==> flow/design.v <==
`timescale 1ns / 1ps
module booth(
    input clk,
    input load,
    input reset,
    input [31:0] M,  
    input [31:0] Q,  
    output reg [63:0] P,  
    output done           
    );
    reg signed [63:0] A;                
    reg signed [31:0] Q_temp;            
    reg signed [31:0] M_temp;            
    reg [4:0] Count;                       
    reg Q_minus_one;                     
    always @(posedge clk)
    begin
        if (reset == 1) 
        begin
            A = 64'b0;
            Q_minus_one = 0;
            P = 64'b0;
            Q_temp = 32'b0;
            M_temp = 32'b0;
            Count = 5'd16;
        end
        else if (load == 1)
        begin
            Q_temp = Q;
            M_temp = M;
            A = 64'b0;    
            Q_minus_one = 0;  
            Count = 5'd16;    
        end
        else if (Count > 5'd0)
        begin
            case ({Q_temp[1:0], Q_minus_one})
                3'b000, 3'b111:   
                    begin
                    end
                3'b001, 3'b010:   
                    begin
                        A = A + {{32{M_temp[31]}}, M_temp};
                    end
                3'b011:   
                    begin
                        A = A + ({{32{M_temp[31]}}, M_temp} << 1); 
                    end
                3'b100:   
                    begin
                        A = A - ({{32{M_temp[31]}}, M_temp} << 1); 
                    end
                3'b101, 3'b110:   
                    begin
                        A = A - {{32{M_temp[31]}}, M_temp}; 
                    end
            endcase
            Q_minus_one = Q_temp[1];
            Q_temp = {A[1:0], Q_temp[31:2]};   
            A = {A[63], A[63:2]};   
            Count = Count - 1'b1;
        end
        else
        begin
            Count = 5'b0;
        end
        P = {A[31:0], Q_temp};
    end
    assign done = (Count == 5'd0);
endmodule
Hand-over note for booth

### Tool chain data of booth

Each step is given for the RTL above and for the edited RTL.
Lines under "unedited" count in the file above, lines under "edited" in the edited file.
"difference": "edited" minus "unedited" as printed here.
Not given: --

* top module: booth
* clock port: clk
* standard-cell library: sky130hd
* library corner: tt_025C_1v80

### Edit of the RTL

Unified diff, file above to edited file.
A script made this edit. It changes what the design does and was not meant as an optimisation.

```diff
@@ -4,9 +4,11 @@
     input load,
     input reset,
-    input [31:0] M,  
+    input [31:0] M_in,  
     input [31:0] Q,  
     output reg [63:0] P,  
     output done           
     );
+    reg [31:0] M;
+    always @(posedge clk) M <= M_in;
     reg signed [63:0] A;                
     reg signed [31:0] Q_temp;            
```

### After elaboration

Counts by Yosys on the flattened word-level netlist (proc, flatten, opt, wreduce; memories kept). Register bits leave out memories and registers merged into their read ports (data or address). Print and check cells are left out. Cells with the same type and inputs are merged into one.

Word-level totals
* register bits after elaboration: unedited 198, edited 230, difference +32
* input port bits: unedited 67, edited 67, difference 0
* output and inout bits: unedited 65, edited 65, difference 0
* elaborated cells: unedited 37, edited 38, difference +1

Operators by class
* $add $sub $neg: unedited 5, edited 5, difference 0
* $lt $le $gt $ge: unedited 1, edited 1, difference 0
* equality and inequality tests: unedited 7, edited 7, difference 0
* multiplexer cells: unedited 8, edited 8, difference 0
* bitwise operators: unedited 1, edited 1, difference 0
* reduce/logical cells: unedited 7, edited 7, difference 0

Operator list
* == test 3 bit (second input constant): unedited 4, edited 4, difference 0
* two-way mux 32 bit: unedited 4, edited 4, difference 0
* OR reduction 2 bit: unedited 4, edited 4, difference 0
* adder 64 bit: unedited 2, edited 2, difference 0
* == test 3 x 2 -> 1 bit (second input constant): unedited 2, edited 2, difference 0
* two-way mux 64 bit: unedited 2, edited 2, difference 0
* subtractor 64 bit: unedited 2, edited 2, difference 0
* == test 3 x 1 -> 1 bit (second input constant): unedited 1, edited 1, difference 0
* greater-than comparator 5 x 1 -> 1 bit (second input constant): unedited 1, edited 1, difference 0
* logical NOT 3 bit: unedited 1, edited 1, difference 0
* logical NOT 5 bit: unedited 1, edited 1, difference 0
* two-way mux 5 bit: unedited 1, edited 1, difference 0
* inverter 1 bit: unedited 1, edited 1, difference 0
* case mux 64 bit (select 5 bit): unedited 1, edited 1, difference 0
* OR reduction 3 bit: unedited 1, edited 1, difference 0
* subtractor 5 x 1 -> 5 bit (second input constant): unedited 1, edited 1, difference 0

### Depth

Longest topological path by Yosys (ltp), each cell counted once; first at word level (registers and memories cut), then after technology mapping (sequential cells cut; the memories' decode and read muxes count).

Depth
* depth after elaboration: unedited 6, edited 6, difference 0
* ABC_AREA: unedited 0, edited 0
* depth in mapped cells: unedited 25, edited 27, difference +2
* depth with buffers taken out: unedited 23, edited 24, difference +1

### Netlist

Source: synth_stat.txt of the flow (Yosys; design flattened, memories mapped). It holds for the ABC_AREA given above (unset counts as 0); a run with the other value may have another netlist.

Synthesis totals
* cells in the netlist: unedited 2141, edited 2169, difference +28
* synthesis area (µm²): unedited 15153.3, edited 15776.4, difference +623.1
* area of sequential cells (µm²): unedited 2642.5, edited 3283.1, difference +640.6
* mapped flip-flops: unedited 132, edited 164, difference +32
* buffer cells: unedited 195, edited 191, difference -4

Cell types
* sky130_fd_sc_hd__dfxtp_1: unedited 132, edited 164, difference +32
* sky130_fd_sc_hd__clkbuf_1: unedited 136, edited 114, difference -22
* sky130_fd_sc_hd__a21boi_0: unedited 23, edited 5, difference -18
* sky130_fd_sc_hd__a21oi_1: unedited 299, edited 316, difference +17
* sky130_fd_sc_hd__nor4_1: unedited 15, edited 2, difference -13
* sky130_fd_sc_hd__nand2_1: unedited 250, edited 238, difference -12
* sky130_fd_sc_hd__a21o_1: unedited 68, edited 79, difference +11
* sky130_fd_sc_hd__o31a_1: unedited 15, edited 4, difference -11
* sky130_fd_sc_hd__and4_1: unedited 12, edited 1, difference -11
* sky130_fd_sc_hd__buf_2: unedited 8, edited 19, difference +11
* sky130_fd_sc_hd__nand3_1: unedited 39, edited 30, difference -9
* sky130_fd_sc_hd__nor3_1: unedited 28, edited 37, difference +9
* sky130_fd_sc_hd__nor2_1: unedited 209, edited 216, difference +7
* sky130_fd_sc_hd__and2_1: unedited 16, edited 9, difference -7
* sky130_fd_sc_hd__or2_2: unedited 3, edited 10, difference +7
* sky130_fd_sc_hd__and3_1: unedited 10, edited 16, difference +6
* sky130_fd_sc_hd__or3_1: unedited 3, edited 9, difference +6
* sky130_fd_sc_hd__a221oi_1: unedited 48, edited 43, difference -5

Not every row of either side is listed.

### Path before layout

Source: OpenSTA report_checks on the synthesized netlist (no wires, ideal clock, input and output delay 20% of the period each), path of least setup slack; recovery checks are left aside. Register names are those of the netlist, which keeps one name where synthesis merged equal registers.

Path post-synthesis
* path kind: unedited register to register, edited register to register
* start point: unedited reg M_temp[3], edited reg M_temp[14]
* end point: unedited reg A[57], edited reg A[58]
* clock period (ps): unedited 10000, edited 10000, difference 0
* setup time (ps): unedited 120, edited 128, difference +8
* launch time at the first pin (ps): unedited 0, edited 0, difference 0
* data arrival time (ps): unedited 4989, edited 5068, difference +79
* required time (ps): unedited 9880, edited 9872, difference -8
* path slack (ps): unedited 4891, edited 4803, difference -88
* delay of the path (ps): unedited 5109, edited 5196, difference +87
* stages on the path: unedited 26, edited 25, difference -1
* path buffers: unedited 2, edited 3, difference +1
* synthesis period reached (ps): unedited 5109, edited 5197, difference +88

"delay of the path" = arrival - input delay + setup time.
"stages on the path" counts driving pins, that of a launching flip-flop among them; a cell with two outputs on the path counts twice.
"synthesis period reached" = period - worst setup slack (recovery checks aside). The figure is calculated, with input and output delays left at 20% of the set period.
The rows between start and end are the longest chain of elaborated cells between them; the timing report does not say that the signal goes this way. Where chains are equally long, one stands for them.
A line is the first line of the expression or statement that the cell stems from. Yosys adds cells for indexed reads and writes and turns some case tables into memories.
At most two assigning lines are given for a register; there are more.

Between the ends, post-synthesis, unedited:
* path through: sky130_fd_sc_hd__dfxtp_1 -> sky130_fd_sc_hd__buf_6 -> sky130_fd_sc_hd__or4_4 -> sky130_fd_sc_hd__nor2b_2 -> sky130_fd_sc_hd__and2_1 -> sky130_fd_sc_hd__nand2_1 -> sky130_fd_sc_hd__nor2_1 -> sky130_fd_sc_hd__nand2_1 -> sky130_fd_sc_hd__nor3_2 -> sky130_fd_sc_hd__nand4b_2 -> sky130_fd_sc_hd__clkbuf_1 -> sky130_fd_sc_hd__ha_1 -> sky130_fd_sc_hd__nand2_1 -> sky130_fd_sc_hd__o21ai_0 -> sky130_fd_sc_hd__ha_1 -> sky130_fd_sc_hd__nand4_1 -> sky130_fd_sc_hd__or3_1 -> sky130_fd_sc_hd__nand2b_1 -> sky130_fd_sc_hd__a21oi_1 -> sky130_fd_sc_hd__o21ai_0 -> sky130_fd_sc_hd__a31oi_1 -> sky130_fd_sc_hd__a211oi_2 -> sky130_fd_sc_hd__o21ai_1 -> sky130_fd_sc_hd__nand4_1 -> sky130_fd_sc_hd__mux2i_1 -> sky130_fd_sc_hd__a211o_1
* length of the longest elaborated chain: 4
* elaborated cells between the ends (all ways): 7

Ends and longest elaborated chain, post-synthesis, unedited
* start, declared: RTL line 13 `reg signed [31:0] M_temp;`
* start, assigned: RTL line 24 `M_temp = 32'b0;`
* start, assigned: RTL line 30 `M_temp = M;`
* subtractor 64 bit: RTL line 55 `A = A - {{32{M_temp[31]}}, M_temp};`
* case mux 64 bit (select 5 bit): RTL line 37 `case ({Q_temp[1:0], Q_minus_one})`
* two-way mux 64 bit: RTL line 35 `else if (Count > 5'd0)`
* two-way mux 64 bit: RTL line 27 `else if (load == 1)`
* end, assigned: RTL line 43 `A = A + {{32{M_temp[31]}}, M_temp};`
* end, assigned: RTL line 47 `A = A + ({{32{M_temp[31]}}, M_temp} << 1);`
* end, declared: RTL line 11 `reg signed [63:0] A;`

Between the ends, post-synthesis, edited:
* path through: sky130_fd_sc_hd__dfxtp_1 -> sky130_fd_sc_hd__buf_2 -> sky130_fd_sc_hd__or4_4 -> sky130_fd_sc_hd__or4_4 -> sky130_fd_sc_hd__nor2_1 -> sky130_fd_sc_hd__nand2_1 -> sky130_fd_sc_hd__nor3_4 -> sky130_fd_sc_hd__nand2_2 -> sky130_fd_sc_hd__buf_1 -> sky130_fd_sc_hd__ha_1 -> sky130_fd_sc_hd__nand2_1 -> sky130_fd_sc_hd__o21ai_0 -> sky130_fd_sc_hd__ha_1 -> sky130_fd_sc_hd__buf_2 -> sky130_fd_sc_hd__nand2_1 -> sky130_fd_sc_hd__nor2_1 -> sky130_fd_sc_hd__nand3_1 -> sky130_fd_sc_hd__a2111o_1 -> sky130_fd_sc_hd__a311oi_1 -> sky130_fd_sc_hd__a211oi_2 -> sky130_fd_sc_hd__o41ai_2 -> sky130_fd_sc_hd__a41oi_1 -> sky130_fd_sc_hd__xnor2_1 -> sky130_fd_sc_hd__a221oi_1 -> sky130_fd_sc_hd__o22ai_1
* length of the longest elaborated chain: 4
* elaborated cells between the ends (all ways): 7

Ends and longest elaborated chain, post-synthesis, edited
* start, declared: RTL line 15 `reg signed [31:0] M_temp;`
* start, assigned: RTL line 26 `M_temp = 32'b0;`
* start, assigned: RTL line 32 `M_temp = M;`
* subtractor 64 bit: RTL line 57 `A = A - {{32{M_temp[31]}}, M_temp};`
* case mux 64 bit (select 5 bit): RTL line 39 `case ({Q_temp[1:0], Q_minus_one})`
* two-way mux 64 bit: RTL line 37 `else if (Count > 5'd0)`
* two-way mux 64 bit: RTL line 29 `else if (load == 1)`
* end, assigned: RTL line 45 `A = A + {{32{M_temp[31]}}, M_temp};`
* end, assigned: RTL line 49 `A = A + ({{32{M_temp[31]}}, M_temp} << 1);`
* end, declared: RTL line 13 `reg signed [63:0] A;`

### Path in the finished layout

Path of least setup slack in the final report of the runs of set A (OpenROAD, finished layout, wires in). Where an end is a register, its clock arrival counts in the times.
The path's times are printed in steps of 10 ps; the period is the one set.

Path post-layout
* path kind: unedited register to register, edited register to register
* start point: unedited reg M_temp[3], edited reg M_temp[0]
* end point: unedited reg A[59], edited reg A[58]
* clock period (ps): unedited 6530, edited 6530, difference 0
* setup time (ps): unedited 70, edited 120, difference +50
* launch time at the first pin (ps): unedited 460, edited 440, difference -20
* data arrival time (ps): unedited 6440, edited 6410, difference -30
* required time (ps): unedited 6920, edited 6850, difference -70
* path slack (ps): unedited 480, edited 440, difference -40
* stages on the path: unedited 25, edited 25, difference 0
* path buffers: unedited 1, edited 0, difference -1

The rows between start and end are the longest chain of elaborated cells between them; the timing report does not say that the signal goes this way. Where chains are equally long, one stands for them.
At most two assigning lines are given for a register; there are more.

Between the ends, post-layout, unedited:
* path through: sky130_fd_sc_hd__dfxtp_1 -> sky130_fd_sc_hd__or4_4 -> sky130_fd_sc_hd__nor2b_2 -> sky130_fd_sc_hd__and2_1 -> sky130_fd_sc_hd__nand2_1 -> sky130_fd_sc_hd__nor2_1 -> sky130_fd_sc_hd__nand2_1 -> sky130_fd_sc_hd__nor3_2 -> sky130_fd_sc_hd__nand4b_2 -> sky130_fd_sc_hd__buf_4 -> sky130_fd_sc_hd__ha_1 -> sky130_fd_sc_hd__nand2_1 -> sky130_fd_sc_hd__o21ai_0 -> sky130_fd_sc_hd__ha_1 -> sky130_fd_sc_hd__nand2_1 -> sky130_fd_sc_hd__nor3_1 -> sky130_fd_sc_hd__nand3_1 -> sky130_fd_sc_hd__o311ai_0 -> sky130_fd_sc_hd__nor2_1 -> sky130_fd_sc_hd__o21ai_0 -> sky130_fd_sc_hd__a2111oi_0 -> sky130_fd_sc_hd__nor3_1 -> sky130_fd_sc_hd__mux2i_1 -> sky130_fd_sc_hd__o21ai_0 -> sky130_fd_sc_hd__a21oi_1
* length of the longest elaborated chain: 4
* elaborated cells between the ends (all ways): 7

Ends and longest elaborated chain, post-layout, unedited
* start, declared: RTL line 13 `reg signed [31:0] M_temp;`
* start, assigned: RTL line 24 `M_temp = 32'b0;`
* start, assigned: RTL line 30 `M_temp = M;`
* subtractor 64 bit: RTL line 55 `A = A - {{32{M_temp[31]}}, M_temp};`
* case mux 64 bit (select 5 bit): RTL line 37 `case ({Q_temp[1:0], Q_minus_one})`
* two-way mux 64 bit: RTL line 35 `else if (Count > 5'd0)`
* two-way mux 64 bit: RTL line 27 `else if (load == 1)`
* end, assigned: RTL line 43 `A = A + {{32{M_temp[31]}}, M_temp};`
* end, assigned: RTL line 47 `A = A + ({{32{M_temp[31]}}, M_temp} << 1);`
* end, declared: RTL line 11 `reg signed [63:0] A;`

Between the ends, post-layout, edited:
* path through: sky130_fd_sc_hd__dfxtp_1 -> sky130_fd_sc_hd__nor3_2 -> sky130_fd_sc_hd__nand2_2 -> sky130_fd_sc_hd__nor3_4 -> sky130_fd_sc_hd__nand3_1 -> sky130_fd_sc_hd__or4_4 -> sky130_fd_sc_hd__nor2_1 -> sky130_fd_sc_hd__nand2_1 -> sky130_fd_sc_hd__nor3_4 -> sky130_fd_sc_hd__nand2_4 -> sky130_fd_sc_hd__ha_1 -> sky130_fd_sc_hd__nand2_1 -> sky130_fd_sc_hd__o21ai_0 -> sky130_fd_sc_hd__ha_1 -> sky130_fd_sc_hd__nand2_1 -> sky130_fd_sc_hd__nor2_1 -> sky130_fd_sc_hd__nand3_1 -> sky130_fd_sc_hd__a2111o_1 -> sky130_fd_sc_hd__a311oi_1 -> sky130_fd_sc_hd__a211oi_2 -> sky130_fd_sc_hd__o41ai_4 -> sky130_fd_sc_hd__a41oi_1 -> sky130_fd_sc_hd__xnor2_1 -> sky130_fd_sc_hd__a221oi_1 -> sky130_fd_sc_hd__o22ai_1
* length of the longest elaborated chain: 4
* elaborated cells between the ends (all ways): 7

Ends and longest elaborated chain, post-layout, edited
* start, declared: RTL line 15 `reg signed [31:0] M_temp;`
* start, assigned: RTL line 26 `M_temp = 32'b0;`
* start, assigned: RTL line 32 `M_temp = M;`
* subtractor 64 bit: RTL line 57 `A = A - {{32{M_temp[31]}}, M_temp};`
* case mux 64 bit (select 5 bit): RTL line 39 `case ({Q_temp[1:0], Q_minus_one})`
* two-way mux 64 bit: RTL line 37 `else if (Count > 5'd0)`
* two-way mux 64 bit: RTL line 29 `else if (load == 1)`
* end, assigned: RTL line 45 `A = A + {{32{M_temp[31]}}, M_temp};`
* end, assigned: RTL line 49 `A = A + ({{32{M_temp[31]}}, M_temp} << 1);`
* end, declared: RTL line 13 `reg signed [63:0] A;`

### Flow runs

Runs of the flow (Yosys, OpenROAD) on both versions; the two runs of a pair have the same settings. The constraints put input and output delay at 20% of the set period each and load the outputs with 0.01 pF.

Settings, set A:
* CORE_UTILIZATION: 40
* period_ns: 6.53
* CAP_MARGIN: 20
* CORE_MARGIN: 2
* SLEW_MARGIN: 20

Results, set A
* chip area in the Yosys report (µm²): unedited 15153.3, edited 15776.4, difference +623.1
* die size (µm²): unedited 39455.9, edited 41044.7, difference +1588.8
* post-layout utilization (%): unedited 45.4, edited 45.3, difference -0.1
* setup slack of the worst path (ps): unedited 481, edited 440, difference -41
* worst-case hold slack (ps): unedited 440, edited 442, difference +2
* overall power (µW): unedited 3153, edited 3361, difference +208
* clock period achieved (ps): unedited 6049, edited 6090, difference +41

Settings, set B:
* CELL_PAD_IN_SITES_DETAIL_PLACEMENT: 1
* CORE_ASPECT_RATIO: 0.59
* CORE_UTILIZATION: 24
* CTS_CLUSTER_SIZE: 70
* MAX_ROUTING_LAYER: met5
* PLACE_DENSITY_LB_ADDON: 0.05
* SLEW_MARGIN: 30
* period_ns: 4.33
* CAP_MARGIN: 20
* CORE_MARGIN: 2

Results, set B
* chip area in the Yosys report (µm²): unedited 15153.3, edited 15776.4, difference +623.1
* die size (µm²): unedited 65234.3, edited 67873.8, difference +2639.5
* post-layout utilization (%): unedited 40.7, edited 38.2, difference -2.5
* setup slack of the worst path (ps): unedited -837, edited -952, difference -115
* worst-case hold slack (ps): unedited 441, edited 441, difference 0
* overall power (µW): unedited 6080, edited 6322, difference +242
* clock period achieved (ps): unedited 5167, edited 5282, difference +115

"clock period achieved": clock period set for the run, less the worst setup slack. It is reckoned from that one timing run; input and output delays stay at 20% of the period that was set.
"overall power": no workload was simulated; the value follows from the tool's default switching activity.

End of note.
